==> flow/design.v <==
module Registers  (
    input clk,
    input rst,
    input [31:0] in,
    output reg [31:0]  out
);
always @(posedge clk )
begin
    if(rst == 1'b1)
    begin
        out<=0;
    end
    else 
    begin
        out<=in;
    end
end
endmodule
module full_adder
(input i_bit1,input i_bit2, input i_carry,output o_sum,output o_carry);
wire g1,p1;
assign g1=i_bit1 & i_bit2;
assign p1=i_bit1 ^ i_bit2;
assign o_sum=p1 ^ i_carry;
assign o_carry = g1 | (p1&i_carry);
endmodule
module four_bit_adder(input [3:0] A,input [3:0]  B,input Cin,  output [3:0]  Sum,output   Cout);
    wire [3:0] C; 
    genvar i;
    generate
        for (i = 0; i < 4; i = i + 1) begin : loop
            full_adder FA(
                .i_bit1(A[i]),
                .i_bit2(B[i]),
                .i_carry(i == 0 ? Cin : C[i - 1]),
                .o_sum(Sum[i]),
                .o_carry(C[i])
            );
        end
    endgenerate
    assign Cout=C[3];
endmodule
module CSA  #(parameter N = 32)(input [N-1:0] A,input [N-1:0]  B,input Cin,  output [N-1:0]  Sum,output   Cout,output Overflow);
    wire [N-1:0] S0;
    wire [N-1:0] S1;
    wire [(N/4)-1:0] C0;
    wire [(N/4)-1:0] C1;
    wire [(N/4)-1:0] C;
    four_bit_adder A_inst(.A(A[3:0]),.B(B[3:0]),.Cin(Cin),.Sum(Sum[3:0]),.Cout(C[0])); 
    genvar i;
    generate
        for (i = 0; i < N/4-1; i = i + 1) begin : loop1
            four_bit_adder A0(
                .A(A[i*4+7:i*4+4]),
                .B(B[i*4+7:i*4+4]),
                .Cin(1'b0),
                .Sum(S0[i*4+7:i*4+4]),
                .Cout(C0[i+1])
            );
            four_bit_adder A1(
                .A(A[i*4+7:i*4+4]),
                .B(B[i*4+7:i*4+4]),
                .Cin(1'b1),
                .Sum(S1[i*4+7:i*4+4]),
                .Cout(C1[i+1])
            );
        end
    endgenerate
    genvar j;
    generate
    for (j = 0; j < N/4-1; j = j + 1) begin : loop2
        assign Sum[j*4+7:j*4+4] = C[j] ? S1[j*4+7:j*4+4] : S0[j*4+7:j*4+4];
        assign C[j+1] = C[j] ? C1[j+1] : C0[j+1];
    end
endgenerate
    assign Cout=C[(N/4)-1];
    assign Overflow=(A[N-1]==B[N-1]&&(A[N-1])!=Sum[N-1]);
endmodule
module normalizer
(input [23:0] A_mantissa,input [7:0] A_exponent, output  reg [22:0] O_mantissa ,output reg [7:0] O_exponent);
reg [23:0] temp_mantissa;
always @ (*)
begin 
    if(A_mantissa[23:0]==24'b000000000000000000000001)
    begin 
        temp_mantissa=A_mantissa<<23;
        O_exponent=A_exponent-23;
    end
    else if(A_mantissa[23:1]==23'b00000000000000000000001)
    begin 
        temp_mantissa=A_mantissa<<22;
        O_exponent=A_exponent-22;
    end
    else if(A_mantissa[23:2]==22'b0000000000000000000001)
    begin 
        temp_mantissa=A_mantissa<<21;
        O_exponent=A_exponent-21;
    end
    else if(A_mantissa[23:3]==21'b000000000000000000001)
    begin 
        temp_mantissa=A_mantissa<<20;
        O_exponent=A_exponent-20;
    end
    else if(A_mantissa[23:4]==20'b00000000000000000001)
    begin 
        temp_mantissa=A_mantissa<<19;
        O_exponent=A_exponent-19;
    end
    else if(A_mantissa[23:5]==19'b0000000000000000001)
    begin 
        temp_mantissa=A_mantissa<<18;
        O_exponent=A_exponent-18;
    end
    else if(A_mantissa[23:6]==18'b000000000000000001)
    begin 
        temp_mantissa=A_mantissa<<17;
        O_exponent=A_exponent-17;
    end
    else if(A_mantissa[23:7]==17'b00000000000000001)
    begin 
        temp_mantissa=A_mantissa<<16;
        O_exponent=A_exponent-16;
    end
    else if(A_mantissa[23:8]==16'b0000000000000001)
    begin 
        temp_mantissa=A_mantissa<<15;
        O_exponent=A_exponent-15;
    end
    else if(A_mantissa[23:9]==15'b000000000000001)
    begin 
        temp_mantissa=A_mantissa<<14;
        O_exponent=A_exponent-14;
    end
    else if(A_mantissa[23:10]==14'b00000000000001)
    begin 
        temp_mantissa=A_mantissa<<13;
        O_exponent=A_exponent-13;
    end
    else if(A_mantissa[23:11]==13'b0000000000001)
    begin 
        temp_mantissa=A_mantissa<<12;
        O_exponent=A_exponent-12;
    end
    else if(A_mantissa[23:12]==12'b000000000001)
    begin 
        temp_mantissa=A_mantissa<<11;
        O_exponent=A_exponent-11;
    end
    else if(A_mantissa[23:13]==11'b00000000001)
    begin 
        temp_mantissa=A_mantissa<<10;
        O_exponent=A_exponent-10;
    end
    else if(A_mantissa[23:14]==10'b0000000001)
    begin 
        temp_mantissa=A_mantissa<<9;
        O_exponent=A_exponent-9;
    end
    else if(A_mantissa[23:15]==9'b000000001)
    begin 
        temp_mantissa=A_mantissa<<8;
        O_exponent=A_exponent-8;
    end
    else if(A_mantissa[23:16]==8'b00000001)
    begin 
        temp_mantissa=A_mantissa<<7;
        O_exponent=A_exponent-7;
    end
    else if(A_mantissa[23:17]==7'b0000001)
    begin 
        temp_mantissa=A_mantissa<<6;
        O_exponent=A_exponent-6;
    end
    else if(A_mantissa[23:18]==6'b000001)
    begin 
        temp_mantissa=A_mantissa<<5;
        O_exponent=A_exponent-5;
    end
    else if(A_mantissa[23:19]==5'b00001)
    begin 
        temp_mantissa=A_mantissa<<4;
        O_exponent=A_exponent-4;
    end
    else if(A_mantissa[23:20]==4'b0001)
    begin 
        temp_mantissa=A_mantissa<<3;
        O_exponent=A_exponent-3;
    end
    else if(A_mantissa[23:21]==3'b001)
    begin 
        temp_mantissa=A_mantissa<<2;
        O_exponent=A_exponent-2;
    end
    else if(A_mantissa[23:22]==3'b01)
    begin 
        temp_mantissa=A_mantissa<<1;
        O_exponent=A_exponent-1;
    end
    else 
    begin
        temp_mantissa=A_mantissa;
        O_exponent=A_exponent;
    end 
O_mantissa=temp_mantissa[22:0];
end
endmodule
module FPA
(input [31:0] A, input [31:0] B, output [31:0] Sum,output Cout,output reg of);
reg  A_sign;
reg  B_sign;
reg  O_sign;
reg [7:0] A_exponent ;
reg [7:0] B_exponent ;
wire [7:0] O_exponent ;
reg [24:0] O_temp1_exponent ;
reg [24:0] O_temp2_exponent ;
reg [23:0] A_mantissa ;
reg [23:0] B_mantissa ;
reg [23:0] temp1_mantissa ;
reg [23:0] temp2_mantissa ;
reg [23:0] O_mantissa ;
reg [24:0] O_temp1_mantissa ;
reg [24:0] O_temp2_mantissa ;
reg [7:0] temp ;
wire [7:0] final_exponent ;
wire [22:0] final_mantissa ;
wire [7:0] pre_exponent ;
wire [22:0] pre_mantissa ;
reg [23:0] A_Adder ;
reg [23:0] B_Adder ;
wire [23:0] Sum_Adder ;
wire Cin ;
wire c ;
 CSA #(24) c1( A_Adder,B_Adder,Cin,Sum_Adder ,c ,overflow);
assign Cin=1'b0;
always @ (*)
begin
    A_sign=A[31];
    B_sign=B[31];
    A_exponent=A[30:23];
    B_exponent=B[30:23];
    A_mantissa = {1'b1,A[22:0]};
    B_mantissa ={1'b1,B[22:0]};
    if(A_exponent > B_exponent ) begin
        temp=A_exponent-B_exponent;
        O_temp1_exponent=A_exponent;
        B_mantissa=B_mantissa>>temp;
    end
    else if (A_exponent < B_exponent )begin
        temp=B_exponent-A_exponent;
        O_temp1_exponent=B_exponent;
        temp1_mantissa=A_mantissa>>temp;
        A_mantissa=temp1_mantissa;
    end
    else 
    begin
        O_temp1_exponent=A_exponent;
    end
    if(A_sign == B_sign )
    begin
        A_Adder=A_mantissa;
        B_Adder=B_mantissa;
        O_sign=A_sign;
        O_temp1_mantissa={c,Sum_Adder};
    end
     else 
    begin
        if(A_sign==1'b1)
        begin
            temp1_mantissa=~A_mantissa+1'b1;
            temp2_mantissa=B_mantissa;
            A_Adder=temp1_mantissa;
            B_Adder=temp2_mantissa;
            O_temp2_mantissa={c,Sum_Adder};
            if(A_mantissa>= B_mantissa)
            begin 
                O_temp1_mantissa=~O_temp2_mantissa+1;
                O_temp1_mantissa[24]=1'b0;
            end
            else
            begin 
                O_temp1_mantissa=O_temp2_mantissa;
                O_temp1_mantissa[24]=1'b0;
            end
        end
        else 
        begin
            temp1_mantissa=A_mantissa;
            temp2_mantissa=~B_mantissa+1'b1;
            A_Adder=temp1_mantissa;
            B_Adder=temp2_mantissa;
            O_temp2_mantissa={c,Sum_Adder};
            if(A_mantissa <= B_mantissa)
            begin 
                O_temp1_mantissa=~O_temp2_mantissa+1;
                O_temp1_mantissa[24]=1'b0;
            end
            else
            begin 
                O_temp1_mantissa=O_temp2_mantissa;
                O_temp1_mantissa[24]=1'b0;
            end
        end
        if(A_mantissa>B_mantissa)
            O_sign=A_sign;
        else if(A_mantissa<B_mantissa)
            O_sign=B_sign;
        else
        begin
            O_sign=1'b0;
        end
    end
    if(O_temp1_mantissa[24]==1'b1)
    begin
        O_temp2_exponent=O_temp1_exponent+25'd1;
        O_mantissa=O_temp1_mantissa[24:1];
        if(O_mantissa == 23'd0 &  O_temp1_exponent== A_exponent & O_temp1_exponent== B_exponent )
            begin
                O_temp1_exponent=23'd0;
            end
        else
            O_temp1_exponent=O_temp2_exponent;
    end else
    begin
        O_mantissa=O_temp1_mantissa[23:0];
        if(O_mantissa == 23'd0 &  O_temp1_exponent== A_exponent & O_temp1_exponent== B_exponent )
            begin
                O_temp1_exponent=23'd0;
            end
   end 
end
assign O_exponent=O_temp1_exponent;
normalizer N_instance( O_mantissa, O_exponent, pre_mantissa , pre_exponent);
always @ (*)
begin
    if(pre_exponent == 8'd255  || A[30:23] == 8'd255  || B[30:23] == 8'd255)
        of=1'b1;
    else
        of=1'b0;
end
assign final_exponent = of ? 8'd0 : pre_exponent;
assign final_mantissa = of ? 23'd0 : pre_mantissa;
assign Sum={O_sign & ~of,final_exponent,final_mantissa};
assign Cout=O_temp1_mantissa[24];
endmodule
module FPA_final (
input clk,
input rst,
input [31 : 0] in1,
input [31 : 0] in2,
output [31 : 0] OUT
);
wire [31 : 0]A;
wire [31 : 0]B;
wire [31 : 0]C;
Registers operand1_reg (clk,rst, in1, A);
Registers operand2_reg (clk, rst, in2, B);
FPA B1 ( .A(A), .B(B), .Sum(C), .Cout(), .of());
Registers output_reg (clk,rst, C, OUT);
endmodule
### Tool chain data of FPA_final

Tool output for the design above, in the order of the flow.
Lines are those of the file above, counted from 1.
Library cell names are shortened.
A cell with - has no value.

| inputs | value |
|---|---|
| top | FPA_final |
| clock input | clk |
| standard-cell library | sky130hd |
| library corner | tt_025C_1v80 |

### Elaborated design

Yosys after proc, flatten, opt, wreduce and memory -nomap, before mapping. Memory bits, and registers merged into a memory's read port (data or address), are not among the register bits. Print and check cells are not counted. Equal cells are merged and count once.

| bit counts | value |
|---|---|
| bits in registers | 96 |
| input bits | 66 |
| output and inout bits | 32 |
| cells after elaboration | 363 |

| operators by class | value |
|---|---|
| add/subtract/negate cells | 29 |
| order comparisons | 6 |
| equal/unequal tests | 29 |
| shift-type cells | 2 |
| multiplexer cells | 76 |
| bitwise logic cells | 166 |
| reduce/logical cells | 28 |

Operator list:

| kind | number |
|---|---|
| 23-bit 2-to-1 mux | 22 |
| 24-bit 2-to-1 mux | 11 |
| 8-bit 2-to-1 mux | 28 |
| 24-bit by 1-bit adder with 24-bit output (second input constant) | 3 |
| 24-bit inverter | 3 |
| 8-bit by 4-bit subtractor with 8-bit output (second input constant) | 8 |
| 8-bit by 5-bit subtractor with 8-bit output (second input constant) | 8 |
| 1-bit bitwise AND | 62 |
| 1-bit bitwise XOR | 57 |
| 24-bit by 8-bit >> shifter with 24-bit output | 2 |
| 24-bit logical NOT | 2 |
| 1-bit OR | 38 |
| 8-bit by 3-bit subtractor with 8-bit output (second input constant) | 4 |
| 25-bit OR reduction | 1 |
| 25-bit 2-to-1 mux | 1 |
| 24-bit by 1-bit equality test with 1-bit output (second input constant) | 1 |
| 24-bit >= comparator | 1 |
| 24-bit > comparator | 1 |
| 24-bit <= comparator | 1 |
| 24-bit < comparator | 1 |
| 24-bit OR reduction | 1 |
| 8-bit equality test (second input constant) | 3 |
| 23-bit by 1-bit equality test with 1-bit output (second input constant) | 1 |
| 23-bit OR reduction | 1 |
| 22-bit by 1-bit equality test with 1-bit output (second input constant) | 1 |
| 22-bit OR reduction | 1 |
| 21-bit by 1-bit equality test with 1-bit output (second input constant) | 1 |
| 21-bit OR reduction | 1 |

Not listed: further kinds 50, cells in them 71.

### Depth

Yosys ltp: most cells in a row. Word level: on the elaborated netlist, between registers, memories and ports. Mapped: between sequential cells and ports; inverters and the memories' decode and read muxes count.

| logic depth | value |
|---|---|
| depth in word-level cells | 61 |
| ABC_AREA | 0 |
| depth in mapped cells | 75 |
| mapped depth without buffers | 66 |

### Synthesis result

Source: synth_stat.txt of the flow (Yosys; design flattened, memories mapped). It holds for the ABC_AREA given above (unset counts as 0); a run with the other value may have another netlist.

Cells by type:

| cell | number | area in all (um^2) |
|---|---|---|
| dfxtp_1 | 96 | 1.92E+03 |
| nand2_1 | 270 | 1.01E+03 |
| a21oi_1 | 188 | 940.902 |
| ha_1 | 72 | 900.864 |
| nor2_1 | 223 | 837.053 |
| xnor2_1 | 77 | 674.397 |
| o21ai_0 | 133 | 665.638 |
| a211oi_1 | 80 | 600.576 |
| clkbuf_1 | 134 | 502.982 |
| nor2b_1 | 79 | 494.224 |
| mux4_2 | 21 | 472.954 |
| nor3_1 | 85 | 425.408 |
| nand3_1 | 82 | 410.394 |
| fa_1 | 20 | 400.384 |
| mux2i_1 | 36 | 360.346 |
| o211ai_1 | 46 | 345.331 |
| inv_1 | 75 | 281.52 |
| xor2_1 | 31 | 271.51 |

Not listed: further types 85, cells in them 637.

| mapped netlist | value |
|---|---|
| standard cells after synthesis | 2385 |
| cell area after synthesis | 16361.9 um^2 |
| sequential part of the area | 1921.8 um^2 |
| flip-flop cells | 96 |
| buffers | 196 |

By module: a second synthesis without flattening, with its own total; a netlist apart from the flattened one above.

| unflattened totals | value |
|---|---|
| cells (unflattened synthesis) | 2308 |
| area (unflattened synthesis) | 16951.3 um^2 |

Rows give one instance, submodules left out.

By module:

| module | times used | cells | area (um^2) | seq. area (um^2) |
|---|---|---|---|---|
| FPA | 1 | 1059 | 7389.6 | 0.0 |
| normalizer | 1 | 955 | 5620.4 | 0.0 |
| Registers | 3 | 67 | 863.3 | 640.6 |
| full_adder | 44 | 1 | 20.0 | 0.0 |
| CSA #(N=24) | 1 | 49 | 470.5 | 0.0 |
| FPA_final | 1 | 0 | 0.0 | 0.0 |
| four_bit_adder | 11 | 0 | 0.0 | 0.0 |

### Worst setup path after synthesis

Path of least setup slack by OpenSTA after synthesis, without wires, with an ideal clock, recovery checks aside; 20% of the period is set as input and as output delay. Where synthesis merged equal registers, the netlist keeps one of their names.

| timing post-synthesis | value |
|---|---|
| kind | register to register |
| from | reg operand1_reg.out[23] |
| to | reg output_reg.out[21] |
| clock period | 22000 ps |
| library setup time | 128 ps |
| time at the first pin | 0 ps |
| data arrival time | 16489 ps |
| required time | 21872 ps |
| setup slack | 5383 ps |
| path delay | 16617 ps |
| driving pins on the path | 72 |
| path buffers | 9 |
| synthesis period reached | 16617 ps |

"path delay" = arrival - input delay + setup time.
"driving pins on the path" counts driving pins, that of a launching flip-flop among them; a cell with two outputs on the path counts twice.
"synthesis period reached" = period - worst setup slack (recovery checks aside). The figure is calculated, with input and output delays left at 20% of the set period.
Between the ends stands the longest chain of elaborated cells between them, by number of cells; it is not shown to be the way that was timed. Of several equally long chains one is given.
A line is the first line of the expression or statement that the cell stems from. Yosys adds cells for indexed reads and writes and turns some case tables into memories.

| on the way, post-synthesis | value |
|---|---|
| cells stage by stage | dfxtp_1 > inv_1 > ha_1 > inv_1 > fa_1 > nand3_1 > a21oi_2 > o21a_1 > buf_6 > buf_6 > buf_2 > clkbuf_1 > mux4_2 > nand2_1 > a21oi_1 > a211oi_1 > a211oi_1 > o21ai_0 > (+36 left out) > buf_2 > and3_1 > clkinv_1 > buf_1 > ha_1 > inv_1 > nor2_1 > nor4_1 > or4_1 > a32o_1 > a21oi_1 > o21ai_0 > a21oi_1 > mux2i_1 > nand4_1 > o31ai_4 > buf_6 > nor2_1 |
| length of the longest elaborated chain | 60 |
| elaborated cells between the ends (all ways) | 303 |
| those cells by class | add/sub: 29; compare: 4; eq/ne: 27; shift: 2; mux: 72; logic: 164; reduce/logical: 5 |

Ends and longest elaborated chain, post-synthesis:

| what | line | source |
|---|---|---|
| from (decl) | 5 | `output reg [31:0]  out` |
| from (assign) | 11 | `out<=0;` |
| from (assign) | 15 | `out<=in;` |
| 8-bit subtractor | 250 | `temp=B_exponent-A_exponent;` |
| 24-bit by 8-bit >> shifter with 24-bit output | 252 | `temp1_mantissa=A_mantissa>>temp;` |
| 24-bit 2-to-1 mux | 249 | `else if (A_exponent < B_exponent )begin` |
| 24-bit 2-to-1 mux | 244 | `if(A_exponent > B_exponent ) begin` |
| 24-bit inverter | 270 | `temp1_mantissa=~A_mantissa+1'b1;` |
| 24-bit by 1-bit adder with 24-bit output | 270 |  |
| 24-bit 2-to-1 mux | 268 | `if(A_sign==1'b1)` |
| (+45 left out) | - |  |
| 8-bit 2-to-1 mux | 94 | `else if(A_mantissa[23:2]==22'b0000000000000000000001)` |
| 8-bit 2-to-1 mux | 89 | `else if(A_mantissa[23:1]==23'b00000000000000000000001)` |
| 8-bit 2-to-1 mux | 84 | `if(A_mantissa[23:0]==24'b000000000000000000000001)` |
| 8-bit equality test | 336 | `if(pre_exponent == 8'd255  \|\| A[30:23] == 8'd255  \|\| B[30:23] == 8'd255)` |
| 1-bit logical OR (2 in a row) | 336 |  |
| 1-bit 2-to-1 mux | 336 |  |
| 4-bit OR reduction | - |  |
| to (assign) | 11 |  |
| to (assign) | 15 |  |
| to (decl) | 5 |  |

### Timing after layout

From the final timing report of flow run 3: the path of least setup slack in the routed layout; clock arrival at registers is part of the times.
The report prints the path's times to 10 ps; the period is as set.

| timing after layout | value |
|---|---|
| kind | register to register |
| from | reg operand1_reg.out[23] |
| to | reg output_reg.out[16] |
| clock period | 21900 ps |
| library setup time | 150 ps |
| time at the first pin | 380 ps |
| data arrival time | 18680 ps |
| required time | 22120 ps |
| setup slack | 3450 ps |
| driving pins on the path | 63 |
| path buffers | 5 |

Between the ends stands the longest chain of elaborated cells between them, by number of cells; it is not shown to be the way that was timed. Of several equally long chains one is given.

| on the way, after layout | value |
|---|---|
| cells stage by stage | dfxtp_1 > inv_1 > ha_1 > buf_6 > and4_1 > nand3_1 > o21ai_4 > clkbuf_8 > mux2_2 > mux2i_1 > or3_1 > a2111o_1 > o211a_1 > or2_2 > ha_1 > a21oi_1 > fa_1 > fa_1 > (+27 left out) > buf_4 > and3_1 > buf_4 > inv_4 > ha_2 > inv_1 > nor2_1 > nor4_1 > or4_1 > a32o_1 > a21oi_1 > o21ai_0 > a21oi_1 > mux2i_1 > nand4_1 > o31ai_4 > buf_12 > a211oi_1 |
| length of the longest elaborated chain | 60 |
| elaborated cells between the ends (all ways) | 298 |
| those cells by class | add/sub: 29; compare: 4; eq/ne: 27; shift: 2; mux: 67; logic: 164; reduce/logical: 5 |

Ends and longest elaborated chain, after layout:

| what | line | source |
|---|---|---|
| from (decl) | 5 | `output reg [31:0]  out` |
| from (assign) | 11 | `out<=0;` |
| from (assign) | 15 | `out<=in;` |
| 8-bit subtractor | 250 | `temp=B_exponent-A_exponent;` |
| 24-bit by 8-bit >> shifter with 24-bit output | 252 | `temp1_mantissa=A_mantissa>>temp;` |
| 24-bit 2-to-1 mux | 249 | `else if (A_exponent < B_exponent )begin` |
| 24-bit 2-to-1 mux | 244 | `if(A_exponent > B_exponent ) begin` |
| 24-bit inverter | 270 | `temp1_mantissa=~A_mantissa+1'b1;` |
| 24-bit by 1-bit adder with 24-bit output | 270 |  |
| 24-bit 2-to-1 mux | 268 | `if(A_sign==1'b1)` |
| (+45 left out) | - |  |
| 8-bit 2-to-1 mux | 94 | `else if(A_mantissa[23:2]==22'b0000000000000000000001)` |
| 8-bit 2-to-1 mux | 89 | `else if(A_mantissa[23:1]==23'b00000000000000000000001)` |
| 8-bit 2-to-1 mux | 84 | `if(A_mantissa[23:0]==24'b000000000000000000000001)` |
| 8-bit equality test | 336 | `if(pre_exponent == 8'd255  \|\| A[30:23] == 8'd255  \|\| B[30:23] == 8'd255)` |
| 1-bit logical OR (2 in a row) | 336 |  |
| 1-bit 2-to-1 mux | 336 |  |
| 9-bit OR reduction | - |  |
| to (assign) | 11 |  |
| to (assign) | 15 |  |
| to (decl) | 5 |  |

--- measured runs ---
FPA_final through Yosys and OpenROAD on sky130hd: 4 stored runs, unordered, with their settings and measured results. The constraints put input and output delay at 20% of the set period each and load the outputs with 0.01 pF.
"total power of the final layout": no workload was simulated; the value follows from the tool's default switching activity.

#### Flow run 1

| setting | value |
|---|---|
| CELL_PAD_IN_SITES_DETAIL_PLACEMENT | `2` |
| CORE_UTILIZATION | `33` |
| CTS_CLUSTER_DIAMETER | `321` |
| CTS_CLUSTER_SIZE | `29` |
| GPL_TIMING_DRIVEN | `1` |
| MIN_ROUTING_LAYER | `met2` |
| PLACE_DENSITY_LB_ADDON | `0.29` |
| SETUP_SLACK_MARGIN | `-0.1` |
| SLEW_MARGIN | `0` |
| period_ns | `31.3` |
| CAP_MARGIN | `20` |
| CORE_MARGIN | `2` |

Did not finish, routing stopped with GRT-0116.

#### Flow run 2

| setting | value |
|---|---|
| ABC_AREA | `1` |
| CORE_ASPECT_RATIO | `0.78` |
| CORE_MARGIN | `9` |
| CORE_UTILIZATION | `50` |
| CTS_CLUSTER_SIZE | `73` |
| GPL_TIMING_DRIVEN | `0` |
| MAX_ROUTING_LAYER | `met5` |
| MIN_ROUTING_LAYER | `met2` |
| PLACE_DENSITY_LB_ADDON | `0.25` |
| TNS_END_PERCENT | `20` |
| period_ns | `20.0` |
| CAP_MARGIN | `20` |
| SLEW_MARGIN | `20` |

Did not finish, routing stopped with GRT-0116.

#### Flow run 3

| setting | value |
|---|---|
| ABC_AREA | `0` |
| CELL_PAD_IN_SITES_GLOBAL_PLACEMENT | `1` |
| CORE_ASPECT_RATIO | `1.28` |
| CORE_UTILIZATION | `27` |
| CTS_CLUSTER_DIAMETER | `126` |
| CTS_CLUSTER_SIZE | `82` |
| MAX_ROUTING_LAYER | `met5` |
| MIN_ROUTING_LAYER | `met1` |
| PLACE_DENSITY_LB_ADDON | `0.02` |
| SETUP_SLACK_MARGIN | `2.61` |
| period_ns | `21.9` |
| CAP_MARGIN | `20` |
| CORE_MARGIN | `2` |
| SLEW_MARGIN | `20` |

| result | value |
|---|---|
| setup TNS | 0 ps |
| area of the synthesized netlist | 16361.9 um^2 |
| die outline area | 62600.0 um^2 |
| worst hold slack after layout | 915 ps |
| total power of the final layout | 2.372 mW |
| worst setup slack after layout | 3447 ps |
| utilization after layout | 30.9 % |

#### Flow run 4

| setting | value |
|---|---|
| ABC_AREA | `0` |
| CELL_PAD_IN_SITES_DETAIL_PLACEMENT | `1` |
| CELL_PAD_IN_SITES_GLOBAL_PLACEMENT | `1` |
| CORE_ASPECT_RATIO | `0.84` |
| CORE_UTILIZATION | `16` |
| CTS_CLUSTER_DIAMETER | `307` |
| GPL_TIMING_DRIVEN | `1` |
| PLACE_DENSITY_LB_ADDON | `0.09` |
| SETUP_SLACK_MARGIN | `-0.92` |
| TNS_END_PERCENT | `70` |
| period_ns | `23.6` |
| CAP_MARGIN | `20` |
| CORE_MARGIN | `2` |
| SLEW_MARGIN | `20` |

| result | value |
|---|---|
| setup TNS | 0 ps |
| area of the synthesized netlist | 16361.9 um^2 |
| die outline area | 104846.0 um^2 |
| worst hold slack after layout | 1158 ps |
| total power of the final layout | 2.206 mW |
| worst setup slack after layout | 3213 ps |
| utilization after layout | 19.0 % |
--- end ---
